==> flow/design.v <==
module cgate(
        input   clk,
        input   enable,
        output  func_en
        );
        assign func_en  = (enable)? 1'b1:1'b0;
endmodule
module ctrl(
        input                   clk,
        input                   rst,
        input                   in_en,
        input      [2:0]        fn_sel,
        input                   out_en,
        output reg              busy,
        output reg              valid,
        output reg [3:0]        cnt_cycle,   
        output reg [2:0]        cnt_data   
        );
        parameter WAIT = 2'b00, IN_CAL = 2'b01, OUT = 2'b10;
        reg [1:0] cstate, nstate;
        always@(posedge clk, posedge rst)begin
                if(rst)
                        cnt_cycle <= 4'b0;
                else if(cstate == IN_CAL)
                        cnt_cycle <= cnt_cycle + 1;
        end
        always@(posedge clk, posedge rst)begin
                if(rst)
                        cnt_data <= 3'b0;
                else if(cnt_cycle == 4'd15)
                        cnt_data <= cnt_data + 1;
        end
        always@(posedge clk, posedge rst)begin
                if(rst)
                        cstate <= WAIT;
                else
                        cstate <= nstate;
        end
        always@*begin
                case(cstate)
                        WAIT:begin
                                nstate = IN_CAL;
                        end
                        IN_CAL:begin
                                case(fn_sel)
                                        3'b001, 3'b010, 3'b011:begin
                                                if((cnt_cycle == 4'd15)&&(cnt_data == 3'd7))
                                                        nstate = OUT;
                                                else if(cnt_cycle == 4'd15)
                                                        nstate = WAIT;
                                                else
                                                        nstate = IN_CAL;
                                        end
                                        default:begin 
                                                if(cnt_cycle == 4'd15)
                                                        nstate = WAIT;
                                                else
                                                        nstate = IN_CAL;
                                        end
                                endcase
                        end
                        OUT:
                                nstate = IN_CAL;
                        default:
                                nstate = WAIT;
                endcase
        end
        always@*begin   
                case(cstate)
                        WAIT:begin
                                busy = 1'b0;
                                valid = (out_en  && (fn_sel != 3'b111) && (fn_sel != 3'b110));
                        end
                        IN_CAL:begin
                                busy = (cnt_cycle == 4'd15);
                                if((fn_sel == 3'b111) || (fn_sel == 3'b110))
                                        valid = (out_en && (cnt_cycle == 4'd1));
                                else
                                        valid = out_en;
                        end
                        OUT:begin
                                busy = 1'b0;
                                valid = 1'b1;
                        end
                        default:begin
                                busy = 1'b0;
                                valid = 1'b0;
                        end
                endcase
        end
endmodule
module mux_out(
        input           outf4_en,
        input           outf5_en,
        input           outf6_en,
        input           outf7_en,
        input   [2:0]   fn_sel,
        output reg      out_en
        );
        always@*begin
                case(fn_sel)
                        3'b100:out_en = outf4_en;
                        3'b101:out_en = outf5_en;
                        3'b110:out_en = outf6_en;
                        3'b111:out_en = outf7_en;
                        default:out_en = 1'b0;
                endcase
        end
endmodule
module f1(
        input                   clk,
        input                   rst,
        input                   f1_en,
        input                   valid,
        input [127:0]           data,
        input [3:0]             cnt_cycle,
        input [2:0]             cnt_data,
        output reg[127:0]       out_f1
        );
        reg [127:0]     buff;
        always@(posedge clk, posedge rst)begin
                if(rst)
                        buff <= 128'b0;
                else if(f1_en && (cnt_cycle == 4'd15) && (cnt_data != 3'd0) && (data > buff))
                        buff <= data;
                else if(f1_en && (cnt_cycle == 4'd0) &&(cnt_data == 3'd0))   
                        buff <= 128'b0;
        end
        always@*begin
                if(f1_en)begin
                        if(valid)
                                out_f1 = (buff > data)? buff:data;
                        else
                                out_f1 = 128'b0;
                end
                else
                        out_f1 = 128'b0;
        end
endmodule        
module f2(
        input                   clk,
        input                   rst,
        input                   f2_en,
        input                   valid,
        input [127:0]           data,
        input [3:0]             cnt_cycle,
        input [2:0]             cnt_data,
        output reg[127:0]       out_f2
        );
        reg [127:0]     buff;
        always@(posedge clk, posedge rst)begin
                if(rst)
                        buff <= 128'hFFFF_FFFF_FFFF_FFFF_FFFF_FFFF_FFFF_FFFF;
                else if(f2_en && (cnt_cycle == 4'd15) && (cnt_data != 3'd0) && (data < buff))
                        buff <= data;
                else if(f2_en && (cnt_cycle == 4'd0) && (cnt_data == 3'd0))   
                        buff <= 128'hFFFF_FFFF_FFFF_FFFF_FFFF_FFFF_FFFF_FFFF;
        end
        always@*begin
                if(f2_en)begin
                        if(valid)
                                out_f2 = (buff < data)? buff:data;
                        else
                                out_f2 = 128'b0;
                end
                else
                        out_f2 = 128'b0;
        end
endmodule        
module f3(
        input                   clk,
        input                   rst,
        input                   f3_en,
        input                   valid,
        input [127:0]           data,
        input [3:0]             cnt_cycle,
        input [2:0]             cnt_data,
        output reg[127:0]       out_f3
        );
        reg [130:0]     buff;
        always@(posedge clk, posedge rst)begin
                if(rst)
                        buff <= 131'b0;
                else if(f3_en && (cnt_cycle == 4'd15) && (cnt_data != 3'd0))
                        buff <= buff + data;
                else if(f3_en && (cnt_cycle == 4'd0) &&(cnt_data == 3'd0))   
                        buff <= 131'b0;
        end
        always@*begin
                if(f3_en)begin
                        if(valid)
                                out_f3 = ((buff+data) >> 3);
                        else
                                out_f3 = 128'b0;
                end
                else
                        out_f3 = 128'b0;
        end
endmodule
module f4(
        input                   f4_en,
        input [127:0]           data,
        input [3:0]             cnt_cycle,
        output reg              outf4_en,
        output reg[127:0]       out_f4
        );
        parameter LOW  = 128'h6FFF_FFFF_FFFF_FFFF_FFFF_FFFF_FFFF_FFFF;
        parameter HIGH = 128'hAFFF_FFFF_FFFF_FFFF_FFFF_FFFF_FFFF_FFFF;
        always@*begin
                if(f4_en)begin
                        if((cnt_cycle == 4'd1) && (data > LOW) && (data < HIGH))
                                outf4_en = 1'b1;
                        else
                                outf4_en = 1'b0;
                end
                else
                        outf4_en = 1'b0;
        end
        always@*begin
                if(outf4_en)
                        out_f4 = data;
                else
                        out_f4 = 128'b0;
        end
endmodule
module f5(
        input                   f5_en,
        input [127:0]           data,
        input [3:0]             cnt_cycle,
        output reg              outf5_en,
        output reg[127:0]       out_f5
        );
        parameter LOW  = 128'h7FFF_FFFF_FFFF_FFFF_FFFF_FFFF_FFFF_FFFF;
        parameter HIGH = 128'hBFFF_FFFF_FFFF_FFFF_FFFF_FFFF_FFFF_FFFF;
        always@*begin
                if(f5_en)begin
                        if((cnt_cycle == 4'd1) && (data[15:0] != 16'd0) && ((data < LOW) || (data > HIGH)))
                                outf5_en = 1'b1;
                        else
                                outf5_en = 1'b0;
                end
                else
                        outf5_en = 1'b0;
        end
        always@*begin
                if(outf5_en)
                        out_f5 = data;
                else
                        out_f5 = 128'b0;
        end
endmodule
module f6(
        input                   clk,
        input                   rst,
        input                   f6_en,
        input [127:0]           data,
        input [3:0]             cnt_cycle,
        input [2:0]             cnt_data,
        output reg              outf6_en,
        output reg[127:0]       out_f6
        );
        reg [127:0]             buff, buff_pmax;
        reg                     flag;
        always@(posedge clk, posedge rst)begin
                if(rst)
                        buff <= 128'b0;
                else if(f6_en && (cnt_cycle == 4'd1) && (cnt_data != 3'd0) && (data > buff))
                        buff <= data;
                else if(f6_en && (cnt_cycle == 4'd0) && (cnt_data == 3'd0))   
                        buff <= data;
        end
        always@(posedge clk, posedge rst)begin
                if(rst)begin
                        buff_pmax <= 128'b0;
                        flag <= 1'b0;
                end
                else if(f6_en &&   (buff > buff_pmax))begin
                        buff_pmax <= buff;
                        flag <= 1'b1;
                end
                else if(f6_en && cnt_data == 3'd1)
                        flag <= 1'b0;
        end
        always@*begin
                if(f6_en)begin
                        if(flag && (cnt_data == 3'b0))
                                outf6_en = 1'b1;
                        else
                                outf6_en = 1'b0;
                end
                else
                        outf6_en = 1'b0;
        end
        always@*begin
                if(outf6_en)
                        out_f6 = buff_pmax;
                else
                        out_f6 = 128'b0;
        end
endmodule
module f7(
        input                   clk,
        input                   rst,
        input                   f7_en,
        input [127:0]           data,
        input [3:0]             cnt_cycle,
        input [2:0]             cnt_data,
        output reg              outf7_en,
        output reg[127:0]       out_f7
        );
        reg [127:0]             buff, buff_pmin;
        reg                     flag;
        always@(posedge clk, posedge rst)begin
                if(rst)
                        buff <= 128'hFFFF_FFFF_FFFF_FFFF_FFFF_FFFF_FFFF_FFFF;
                else if(f7_en && (cnt_cycle == 4'd15) && (cnt_data != 3'd0) && (data < buff) && (data != 128'b0))
                        buff <= data;
                else if(f7_en && (cnt_cycle == 4'd0) && (cnt_data == 3'd0) && (data != 128'b0))   
                        buff <= data;
        end
        always@(posedge clk, posedge rst)begin
                if(rst)begin
                        buff_pmin <= 128'hFFFF_FFFF_FFFF_FFFF_FFFF_FFFF_FFFF_FFFF;
                        flag <= 1'b0;
                end
                else if(f7_en &&  (buff < buff_pmin))begin
                        buff_pmin <= buff;
                        flag <= 1'b1;
                end
                else if(f7_en && cnt_data == 3'd1)
                        flag <= 1'b0;
        end
        always@*begin
                if(f7_en)begin
                        if(flag && (cnt_data == 3'd0))
                                outf7_en = 1'b1;
                        else
                                outf7_en = 1'b0;
                end
                else
                        outf7_en = 1'b0;
        end
        always@*begin
                if(outf7_en)
                        out_f7 = (data<buff_pmin)? data:buff_pmin;     
                else
                        out_f7 = 128'b0;
        end
endmodule
module proc(
        input                   clk,
        input                   f1_en,
        input                   f2_en,
        input                   f3_en,
        input                   f4_en,
        input                   f5_en,
        input                   f6_en,
        input                   f7_en,
        input                   rst,
        input                   in_en,
        input                   valid,
        input [7:0]             iot_in,
        input [2:0]             fn_sel,
        input [3:0]             cnt_cycle,
        input [2:0]             cnt_data,
        output                  out_en,
        output reg[127:0]       iot_out
        );
        integer i;
        wire [127:0]    out_f1, out_f2, out_f3, out_f4, out_f5, out_f6, out_f7;
        wire            outf4_en, outf5_en, outf6_en, outf7_en;
        reg  [127:0]    mem;
        reg  [7:0]      buf_in[14:0];
        f1 max(.clk(clk),
               .rst(rst),
               .f1_en(f1_en),
               .data(mem),
               .valid(valid),
               .cnt_cycle(cnt_cycle),
               .cnt_data(cnt_data),
               .out_f1(out_f1)
               );
        f2 min(.clk(clk),
               .rst(rst),
               .f2_en(f2_en),
               .data(mem),
               .valid(valid),
               .cnt_cycle(cnt_cycle),
               .cnt_data(cnt_data),
               .out_f2(out_f2)
               );
        f3 avg(.clk(clk),
               .rst(rst),
               .f3_en(f3_en),
               .valid(valid),
               .data(mem),
               .cnt_cycle(cnt_cycle),
               .cnt_data(cnt_data),
               .out_f3(out_f3)
               );
       f4 ext(.f4_en(f4_en),
               .data(mem),
               .cnt_cycle(cnt_cycle),
               .outf4_en(outf4_en),
               .out_f4(out_f4)
               );
        f5 exc(.f5_en(f5_en),
               .data(mem),
               .cnt_cycle(cnt_cycle),
               .outf5_en(outf5_en),
               .out_f5(out_f5)
               );
        f6 p_max(.clk(clk),
                 .rst(rst),
                 .f6_en(f6_en),
                 .data(mem),
                 .cnt_cycle(cnt_cycle),
                 .cnt_data(cnt_data),
                 .outf6_en(outf6_en),
                 .out_f6(out_f6)
                 );
        f7 p_min(.clk(clk),
                 .rst(rst),
                 .f7_en(f7_en),
                 .data(mem),
                 .cnt_cycle(cnt_cycle),
                 .cnt_data(cnt_data),
                 .outf7_en(outf7_en),
                 .out_f7(out_f7)
                 );
       mux_out mux_out(.outf4_en(outf4_en),
                        .outf5_en(outf5_en),
                        .outf6_en(outf6_en),
                        .outf7_en(outf7_en),
                        .fn_sel(fn_sel),
                        .out_en(out_en)
                        );
        always@(posedge clk, posedge rst)begin
                if(rst)begin
                        mem <= 128'b0;
                        for(i = 0; i < 15; i = i + 1)
                                buf_in[i] <= 8'b0;
                end
                else if(cnt_cycle == 4'd15)
                        mem <= {buf_in[0],  buf_in[1],  buf_in[2],   buf_in[3], buf_in[4], buf_in[5],
                                buf_in[6],  buf_in[7],  buf_in[8],   buf_in[9], buf_in[10], buf_in[11],
                                buf_in[12], buf_in[13], buf_in[14],  iot_in};
                else if(in_en)begin
                        buf_in[cnt_cycle] <= iot_in;
                end
        end
        always@*begin
                case(fn_sel)
                        3'b001:iot_out = out_f1;
                        3'b010:iot_out = out_f2;
                        3'b011:iot_out = out_f3;
                        3'b100:iot_out = out_f4;
                        3'b101:iot_out = out_f5;
                        3'b110:iot_out = out_f6;
                        3'b111:iot_out = out_f7;
                        default: iot_out = 128'd0;
                endcase
        end
endmodule
module IOTDF( clk, rst, in_en, iot_in, fn_sel, busy, valid, iot_out);
        input          clk;
        input          rst;
        input          in_en;
        input  [7:0]   iot_in;
        input  [2:0]   fn_sel;
        output         busy;
        output         valid;
        output [127:0] iot_out;
        wire [3:0] cnt_cycle;
        wire [2:0] cnt_data;
        wire out_en;
        wire f1_en, f2_en, f3_en, f4_en, f5_en, f6_en, f7_en;
        ctrl ctrl0(.clk(clk),
                   .rst(rst),
                   .in_en(in_en),
                   .fn_sel(fn_sel),
                   .out_en(out_en),
                   .busy(busy),
                   .valid(valid),
                   .cnt_cycle(cnt_cycle),
                   .cnt_data(cnt_data)
                   );
        proc proc0(.clk(clk),
                   .f1_en(f1_en),
                   .f2_en(f2_en),
                   .f3_en(f3_en),
                   .f4_en(f4_en),
                   .f5_en(f5_en),
                   .f6_en(f6_en),
                   .f7_en(f7_en),
                   .rst(rst),
                   .valid(valid),
                   .in_en(in_en),
                   .iot_in(iot_in),
                   .fn_sel(fn_sel),
                   .cnt_cycle(cnt_cycle),
                   .cnt_data(cnt_data),
                   .out_en(out_en),
                   .iot_out(iot_out)
                   );
        cgate cg_f1(.clk(clk),
                    .enable(fn_sel == 3'b001),
                    .func_en(f1_en)
                    );
        cgate cg_f2(.clk(clk),
                    .enable(fn_sel == 3'b010),
                    .func_en(f2_en)
                    );
        cgate cg_f3(.clk(clk),
                    .enable(fn_sel == 3'b011),
                    .func_en(f3_en)
                    );
        cgate cg_f4(.clk(clk),
                    .enable(fn_sel == 3'b100),
                    .func_en(f4_en)
                    );
        cgate cg_f5(.clk(clk),
                    .enable(fn_sel == 3'b101),
                    .func_en(f5_en)
                    );
        cgate cg_f6(.clk(clk),
                    .enable(fn_sel == 3'b110),
                    .func_en(f6_en)
                    );
        cgate cg_f7(.clk(clk),
                    .enable(fn_sel == 3'b111),
                    .func_en(f7_en)
                    );
endmodule
# ---- Step by step through the tools: IOTDF
# What the tools print for IOTDF, step after step.
# Lines are those of the file above, counted from 1.
# Operators: Yosys type, input widths -> output width; for muxes data width and select width s.
# Library cell names are shortened.
# Not given: n/a
dict set report setup {
  design {IOTDF}
  clk_port {clk}
  lib {sky130hd}
  lib_corner {tt_025C_1v80}
}

# ---- Elaborated design
# Counts by Yosys on the flattened word-level netlist (proc, flatten, opt, wreduce). Print and check cells are left out. Cells with the same type and inputs are merged into one.
dict set report word_totals {
  ff_bits 1158
  latchBits 0
  ramBits 0
  romBits 0
  clocked_rd_ports_x_width 0
  memories 0
}
dict set report classes {
  addsub 3
  multipliers 0
  div 0
  n_cmp 13
  n_eq 28
  n_shift 0
  n_mux 51
  bitwise 1
  reduce_and_logical 72
}
# operator n
set ops {}
lappend ops {{$mux 128} 21}
lappend ops {{$pmux 128 s7} 1}
lappend ops {{$lt 128x128->1} 5}
lappend ops {{$gt 128x128->1} 4}
lappend ops {{$mux 131} 2}
lappend ops {{$add 131x128->131} 1}
lappend ops {{$gt 128x127->1 const B} 1}
lappend ops {{$lt 128x127->1 const B} 1}
lappend ops {{$gt 128x128->1 const B} 1}
lappend ops {{$lt 128x128->1 const B} 1}
lappend ops {{$reduce_bool 128->1} 1}
lappend ops {{$reduce_and 3->1} 15}
lappend ops {{$logic_and 1x1->1} 40}
lappend ops {{$eq 4x4->1 const B} 8}
lappend ops {{$mux 1} 22}
lappend ops {{$reduce_bool 16->1} 1}
lappend ops {{$eq 4x3->1 const B} 4}
lappend ops {{$eq 3x3->1 const B} 5}
lappend ops {{$reduce_bool 2->1} 7}
lappend ops {{$eq 4x2->1 const B} 2}
lappend ops {{$eq 3x1->1 const B} 2}
lappend ops {{$eq 3x2->1 const B} 2}
lappend ops {{$ne 3x3->1 const B} 2}
lappend ops {{$add 4x1->4 const B} 1}
lappend ops {{$eq 4x1->1 const B} 1}
lappend ops {{$logic_not 4->1} 1}
lappend ops {{$pmux 2 s2} 1}
lappend ops {{$pmux 1 s4} 1}
# Not listed: further kinds 12, cells in them 14.

# ---- Depth
# Yosys ltp: most cells in a row. Word level: on the elaborated netlist, between registers, memories and ports. Mapped: between sequential cells and ports; inverters and the memories' decode and read muxes count.
dict set report logic_depth {
  depth_word 12
  abc_area 0
  ltp_mapped 18
}

# ---- Netlist
# The flow's flattened synthesis, as Yosys stat reports it; memories are mapped. The netlist is that of the ABC_AREA named above (0 if unset); the other value can give another one.
# cell n type_area_um2
set types {}
lappend types {dfrtp_1 774 1.94E+04}
lappend types {ha_1 1029 1.29E+04}
lappend types {dfstp_2 385 1.01E+04}
lappend types {mux2i_1 606 6.07E+03}
lappend types {inv_1 841 3.16E+03}
lappend types {a21oi_1 618 3.09E+03}
lappend types {o21ai_0 610 3.05E+03}
lappend types {mux2_2 251 2.83E+03}
lappend types {a21o_1 275 2064.48}
lappend types {a22o_1 213 1.87E+03}
lappend types {nand4_1 282 1.76E+03}
lappend types {nand2_1 407 1.53E+03}
lappend types {nor2_1 323 1.21E+03}
lappend types {a222oi_1 97 970.931}
lappend types {clkbuf_1 244 915.878}
lappend types {xnor2_1 82 718.189}
lappend types {buf_2 112 560.538}
lappend types {nor2b_1 87 544.272}
# Not listed: further types 100, cells in them 1092.
dict set report mapped {
  stdcells 8328
  yosys_area_um2 80647.3
  sequential_area_um2 29484.5
  ff_cells 1159
  n_buf 387
}
# The figures by module come from a second, unflattened synthesis with its own total; it is not the netlist above.
dict set report hier_totals {
  hier_cells 10680
  area_unflattened_um2 97797.5
}
# Each row is one instance without its submodules.
# module instances n_cells area_um2 seq_area_um2
set modules {}
lappend modules {f7 1 2232 22057.4 6751.5}
lappend modules {f6 1 1634 17381.7 6431.2}
lappend modules {proc 1 1360 16668.5 6206.0}
lappend modules {f3 1 1991 14916.8 3278.1}
lappend modules {f1 1 1666 12353.1 3203.1}
lappend modules {f2 1 1164 10542.6 3363.2}
lappend modules {f5 1 363 1941.9 0.0}
lappend modules {f4 1 211 1308.8 0.0}
lappend modules {ctrl 1 43 485.5 251.5}
lappend modules {IOTDF 1 7 60.1 0.0}
lappend modules {cgate 7 1 7.5 0.0}
lappend modules {mux_out 1 2 28.8 0.0}

# ---- Timing after synthesis
# Source: OpenSTA report_checks on the synthesized netlist (no wires, ideal clock, input and output delay 20% of the period each), path of least setup slack; recovery checks are left aside. Register names are those of the netlist, which keeps one name where synthesis merged equal registers.
dict set report synth_path {
  kind {in2out}
  from {input port fn_sel[2]}
  to {output port iot_out[126]}
  clock_period_ns 10.0
  launch_ns 2.000
  arrival_ns 4.192
  slack_ns 3.808
  delay_ns 2.192
  stages 11
  path_buffers 1
  period_less_setup_slack_ns 6.192
}
# "delay_ns" is the arrival time less input delay plus setup time.
# At an output port there is no setup time.
# "stages": output pins that drive a net of the path, with the launching flip-flop's if there is one; two outputs of one cell count as two.
# "period_less_setup_slack_ns" = period - worst setup slack (recovery checks aside). The figure is calculated, with input and output delays left at 20% of the set period.
# The rows between start and end are the longest chain of elaborated cells between them; the timing report does not say that the signal goes this way. Where chains are equally long, one stands for them.
# Each line given opens the expression or statement behind the cell; cells for indexed reads and writes are added by Yosys, which also makes memories of some case tables.
dict set report synth_via {
  cell_sequence {nor3b_1 and4_1 nor4_2 nor4b_2 nor3_4 inv_2 and3_1 buf_2 a221o_1 a221oi_1 o311ai_1}
  elab_chain_cells 10
  cone_cells 38
  cone_classes {9 x eq/ne; 25 x mux; 4 x reduce/logical}
}
# element line_no
set synth_lines {}
lappend synth_lines {{from (decl)} 470} ;# input  [2:0]   fn_sel;
lappend synth_lines {{$eq 3x3->1} 531} ;# .enable(fn_sel == 3'b111),
lappend synth_lines {{$mux 1} 6} ;# assign func_en  = (enable)? 1'b1:1'b0;
lappend synth_lines {{$mux 1} 334} ;# if(f7_en)begin
lappend synth_lines {{$pmux 1 s4} 101} ;# case(fn_sel)
lappend synth_lines {{$logic_and 1x1->1} 77} ;# valid = (out_en && (cnt_cycle == 4'd1));
lappend synth_lines {{$mux 1} 76} ;# if((fn_sel == 3'b111) || (fn_sel == 3'b110))
lappend synth_lines {{$pmux 1 s3} 69} ;# case(cstate)
lappend synth_lines {{$mux 128} 191} ;# if(valid)
lappend synth_lines {{$mux 128} 190} ;# if(f3_en)begin
lappend synth_lines {{$pmux 128 s7} 453} ;# case(fn_sel)
lappend synth_lines {{to (decl)} 473} ;# output [127:0] iot_out;

# ---- Path in the finished layout
# Path of least setup slack in the final report of entry A (OpenROAD, finished layout, wires in). Where an end is a register, its clock arrival counts in the times.
dict set report layout_path {
  kind {reg2out}
  from {register proc0.mem[34]}
  to {output port iot_out[115]}
  clock_period_ns 5.24
  launch_ns 0.84
  arrival_ns 5.88
  slack_ns -1.69
  stages 20
  path_buffers 6
}
# The rows between start and end are the longest chain of elaborated cells between them; the timing report does not say that the signal goes this way. Where chains are equally long, one stands for them.
dict set report layout_via {
  cell_sequence {dfrtp_4 ha_4 nand4_1 nor2_2 a2111oi_4 a2111oi_4 or4_4 a21boi_4 o2111ai_4 o21a_4 nor2_4 nor2_4 buf_12 clkbuf_16 buf_16 buf_12 buf_16 a222oi_1 nand3_1 buf_2}
  elab_chain_cells 12
  cone_cells 35
  cone_classes {1 x add/sub; 7 x compare; 20 x mux; 7 x reduce/logical}
}
# element line_no
set layout_lines {}
lappend layout_lines {{from (decl)} 372} ;# reg  [127:0]    mem;
lappend layout_lines {{from (assign)} 440} ;# mem <= 128'b0;
lappend layout_lines {{from (assign)} 445} ;# mem <= {buf_in[0],  buf_in[1],  buf_in[2],   buf_in[3], buf_in[4], buf_in[5],
lappend layout_lines {{$lt 128x127->1} 237} ;# if((cnt_cycle == 4'd1) && (data[15:0] != 16'd0) && ((data < LOW) || (data > HIGH)))
lappend layout_lines {{$logic_or 1x1->1} 237}
lappend layout_lines {{$logic_and 1x1->1} 237}
lappend layout_lines {{$mux 1} 237}
lappend layout_lines {{$mux 1} 236} ;# if(f5_en)begin
lappend layout_lines {{$pmux 1 s4} 101} ;# case(fn_sel)
lappend layout_lines {{$logic_and 1x1->1} 77} ;# valid = (out_en && (cnt_cycle == 4'd1));
lappend layout_lines {{$mux 1} 76} ;# if((fn_sel == 3'b111) || (fn_sel == 3'b110))
lappend layout_lines {{$pmux 1 s3} 69} ;# case(cstate)
lappend layout_lines {{$mux 128} 191} ;# if(valid)
lappend layout_lines {{$mux 128} 190} ;# if(f3_en)begin
lappend layout_lines {{$pmux 128 s7} 453} ;# case(fn_sel)
lappend layout_lines {{to (decl)} 473} ;# output [127:0] iot_out;

Wiki page: IOTDF / flow data

Top module IOTDF; platform sky130hd; tools Yosys and OpenROAD; 4 stored runs in no particular order. Input and output delays are each 20% of the period that was set; the output load is 0.01 pF.
"timing.achieved_period_ns" means the clock period less the worst setup slack. The figure is calculated, with input and output delays left at 20% of the set period.
"worst_setup_path_time_ns" = time allowed to the worst setup path (clock period - input delay - output delay, where it has them) - its slack; a late launch clock adds to it, a late capture clock takes from it.
By "power_mw" is meant OpenSTA's value without simulated activity: inputs other than the clock are taken to toggle once in ten clock periods, and the tool carries that through the logic.

[flow] entry A: files
==> flow/run.sh <==
#!/bin/bash
# the make line also repeats the synthesis and layout settings of config.mk as NAME=value (left out here)
make -C /OpenROAD-flow-scripts/flow DESIGN_CONFIG=/design/flow/config.mk WORK_HOME=/design/flow/orfs CLKGATE_MAP_FILE= finish
==> flow/config.mk <==
export PLATFORM = sky130hd
export DESIGN_NAME = IOTDF
export DESIGN_NICKNAME = IOTDF
export VERILOG_FILES = /design/flow/design.v
export SDC_FILE = /design/flow/constraint.sdc
export NUM_CORES = 4
export LEC_CHECK = 0
export CAP_MARGIN = 20
export CELL_PAD_IN_SITES_DETAIL_PLACEMENT = 0
export CORE_MARGIN = 6
export CORE_UTILIZATION = 33
export GPL_TIMING_DRIVEN = 0
export MAX_ROUTING_LAYER = met5
export PLACE_DENSITY = 0.53
export SLEW_MARGIN = 30
export TNS_END_PERCENT = 70
==> flow/constraint.sdc <==
create_clock -name core_clock -period 5.24 [get_ports {clk}]
set_input_delay 1.0480 -clock core_clock [delete_from_list [all_inputs] [get_ports {clk}]]
set_output_delay 1.0480 -clock core_clock [all_outputs]
set_load 0.01 [all_outputs]

[flow] entry A: metrics
[metrics] yosys_chip_area_um2 = 80647.3
[metrics] total_die_area_um2 = 256395.0
[metrics] stdcell_area_um2 = 101835.0
[metrics] util_frac = 0.421
[metrics] worstSetupSlack_ns = -1.692
[metrics] fin_tns_ns = -186.619
[metrics] fin_hold_ws_ns = 0.486
[metrics] power_mw = 37.889
[metrics] timing.achieved_period_ns = 6.932
[metrics] worst_setup_path_time_ns = 5.88
[metrics] worst_setup_path_type = reg2out

[flow] entry B: files
==> flow/run.sh <==
#!/bin/bash
# the make line also repeats the synthesis and layout settings of config.mk as NAME=value (left out here)
make -C /OpenROAD-flow-scripts/flow DESIGN_CONFIG=/design/flow/config.mk WORK_HOME=/design/flow/orfs CLKGATE_MAP_FILE= finish
==> flow/config.mk <==
export PLATFORM = sky130hd
export DESIGN_NAME = IOTDF
export DESIGN_NICKNAME = IOTDF
export VERILOG_FILES = /design/flow/design.v
export SDC_FILE = /design/flow/constraint.sdc
export NUM_CORES = 4
export LEC_CHECK = 0
export ABC_AREA = 1
export CAP_MARGIN = 20
export CORE_MARGIN = 2
export CORE_UTILIZATION = 40
export CTS_CLUSTER_SIZE = 71
export GPL_ROUTABILITY_DRIVEN = 1
export GPL_TIMING_DRIVEN = 0
export HOLD_SLACK_MARGIN = 0.08
export MAX_ROUTING_LAYER = met4
export PLACE_DENSITY_LB_ADDON = 0.06
export SETUP_SLACK_MARGIN = 4.35
export SLEW_MARGIN = 20
==> flow/constraint.sdc <==
create_clock -name core_clock -period 16.2 [get_ports {clk}]
set_input_delay 3.2400 -clock core_clock [delete_from_list [all_inputs] [get_ports {clk}]]
set_output_delay 3.2400 -clock core_clock [all_outputs]
set_load 0.01 [all_outputs]

[flow] entry B: metrics
[metrics] yosys_chip_area_um2 = 91356.4
[metrics] total_die_area_um2 = 232228.0
[metrics] stdcell_area_um2 = 103210.0
[metrics] util_frac = 0.454
[metrics] worstSetupSlack_ns = 5.267
[metrics] fin_tns_ns = 0.000
[metrics] fin_hold_ws_ns = 0.462
[metrics] power_mw = 9.201
[metrics] timing.achieved_period_ns = 10.933
[metrics] worst_setup_path_time_ns = 4.45
[metrics] worst_setup_path_type = in2out

[flow] entry C: files
==> flow/run.sh <==
#!/bin/bash
# the make line also repeats the synthesis and layout settings of config.mk as NAME=value (left out here)
make -C /OpenROAD-flow-scripts/flow DESIGN_CONFIG=/design/flow/config.mk WORK_HOME=/design/flow/orfs CLKGATE_MAP_FILE= finish
==> flow/config.mk <==
export PLATFORM = sky130hd
export DESIGN_NAME = IOTDF
export DESIGN_NICKNAME = IOTDF
export VERILOG_FILES = /design/flow/design.v
export SDC_FILE = /design/flow/constraint.sdc
export NUM_CORES = 4
export LEC_CHECK = 0
export ABC_AREA = 0
export CAP_MARGIN = 20
export CORE_MARGIN = 2
export CORE_UTILIZATION = 40
export CTS_CLUSTER_DIAMETER = 99
export CTS_CLUSTER_SIZE = 24
export GPL_ROUTABILITY_DRIVEN = 1
export GPL_TIMING_DRIVEN = 0
export HOLD_SLACK_MARGIN = 0.08
export MAX_ROUTING_LAYER = met4
export PLACE_DENSITY_LB_ADDON = 0.06
export SETUP_SLACK_MARGIN = 4.35
export SLEW_MARGIN = 20
==> flow/constraint.sdc <==
create_clock -name core_clock -period 16.2 [get_ports {clk}]
set_input_delay 3.2400 -clock core_clock [delete_from_list [all_inputs] [get_ports {clk}]]
set_output_delay 3.2400 -clock core_clock [all_outputs]
set_load 0.01 [all_outputs]

[flow] entry C: metrics
[metrics] yosys_chip_area_um2 = 80647.3
[metrics] total_die_area_um2 = 205227.0
[metrics] stdcell_area_um2 = 90410.5
[metrics] util_frac = 0.452
[metrics] worstSetupSlack_ns = 4.215
[metrics] fin_tns_ns = 0.000
[metrics] fin_hold_ws_ns = 0.494
[metrics] power_mw = 10.514
[metrics] timing.achieved_period_ns = 11.985
[metrics] worst_setup_path_time_ns = 8.74
[metrics] worst_setup_path_type = reg2out

[flow] entry D: files
==> flow/run.sh <==
#!/bin/bash
# the make line also repeats the synthesis and layout settings of config.mk as NAME=value (left out here)
make -C /OpenROAD-flow-scripts/flow DESIGN_CONFIG=/design/flow/config.mk WORK_HOME=/design/flow/orfs CLKGATE_MAP_FILE= finish
==> flow/config.mk <==
export PLATFORM = sky130hd
export DESIGN_NAME = IOTDF
export DESIGN_NICKNAME = IOTDF
export VERILOG_FILES = /design/flow/design.v
export SDC_FILE = /design/flow/constraint.sdc
export NUM_CORES = 4
export LEC_CHECK = 0
export ABC_AREA = 0
export CAP_MARGIN = 20
export CELL_PAD_IN_SITES_GLOBAL_PLACEMENT = 1
export CORE_ASPECT_RATIO = 1.37
export CORE_MARGIN = 2
export CORE_UTILIZATION = 40
export CTS_CLUSTER_DIAMETER = 99
export CTS_CLUSTER_SIZE = 24
export GPL_ROUTABILITY_DRIVEN = 1
export GPL_TIMING_DRIVEN = 0
export HOLD_SLACK_MARGIN = 0.08
export MAX_ROUTING_LAYER = met4
export MIN_ROUTING_LAYER = met1
export PLACE_DENSITY_LB_ADDON = 0.06
export SETUP_SLACK_MARGIN = 3.87
export SLEW_MARGIN = 20
==> flow/constraint.sdc <==
create_clock -name core_clock -period 16.2 [get_ports {clk}]
set_input_delay 3.2400 -clock core_clock [delete_from_list [all_inputs] [get_ports {clk}]]
set_output_delay 3.2400 -clock core_clock [all_outputs]
set_load 0.01 [all_outputs]

[flow] entry D: metrics
[metrics] yosys_chip_area_um2 = 80647.3
[metrics] total_die_area_um2 = 205273.0
[metrics] stdcell_area_um2 = 89324.4
[metrics] util_frac = 0.446
[metrics] worstSetupSlack_ns = 3.717
[metrics] fin_tns_ns = 0.000
[metrics] fin_hold_ws_ns = 0.497
[metrics] power_mw = 9.992
[metrics] timing.achieved_period_ns = 12.483
[metrics] worst_setup_path_time_ns = 9.24
[metrics] worst_setup_path_type = reg2out
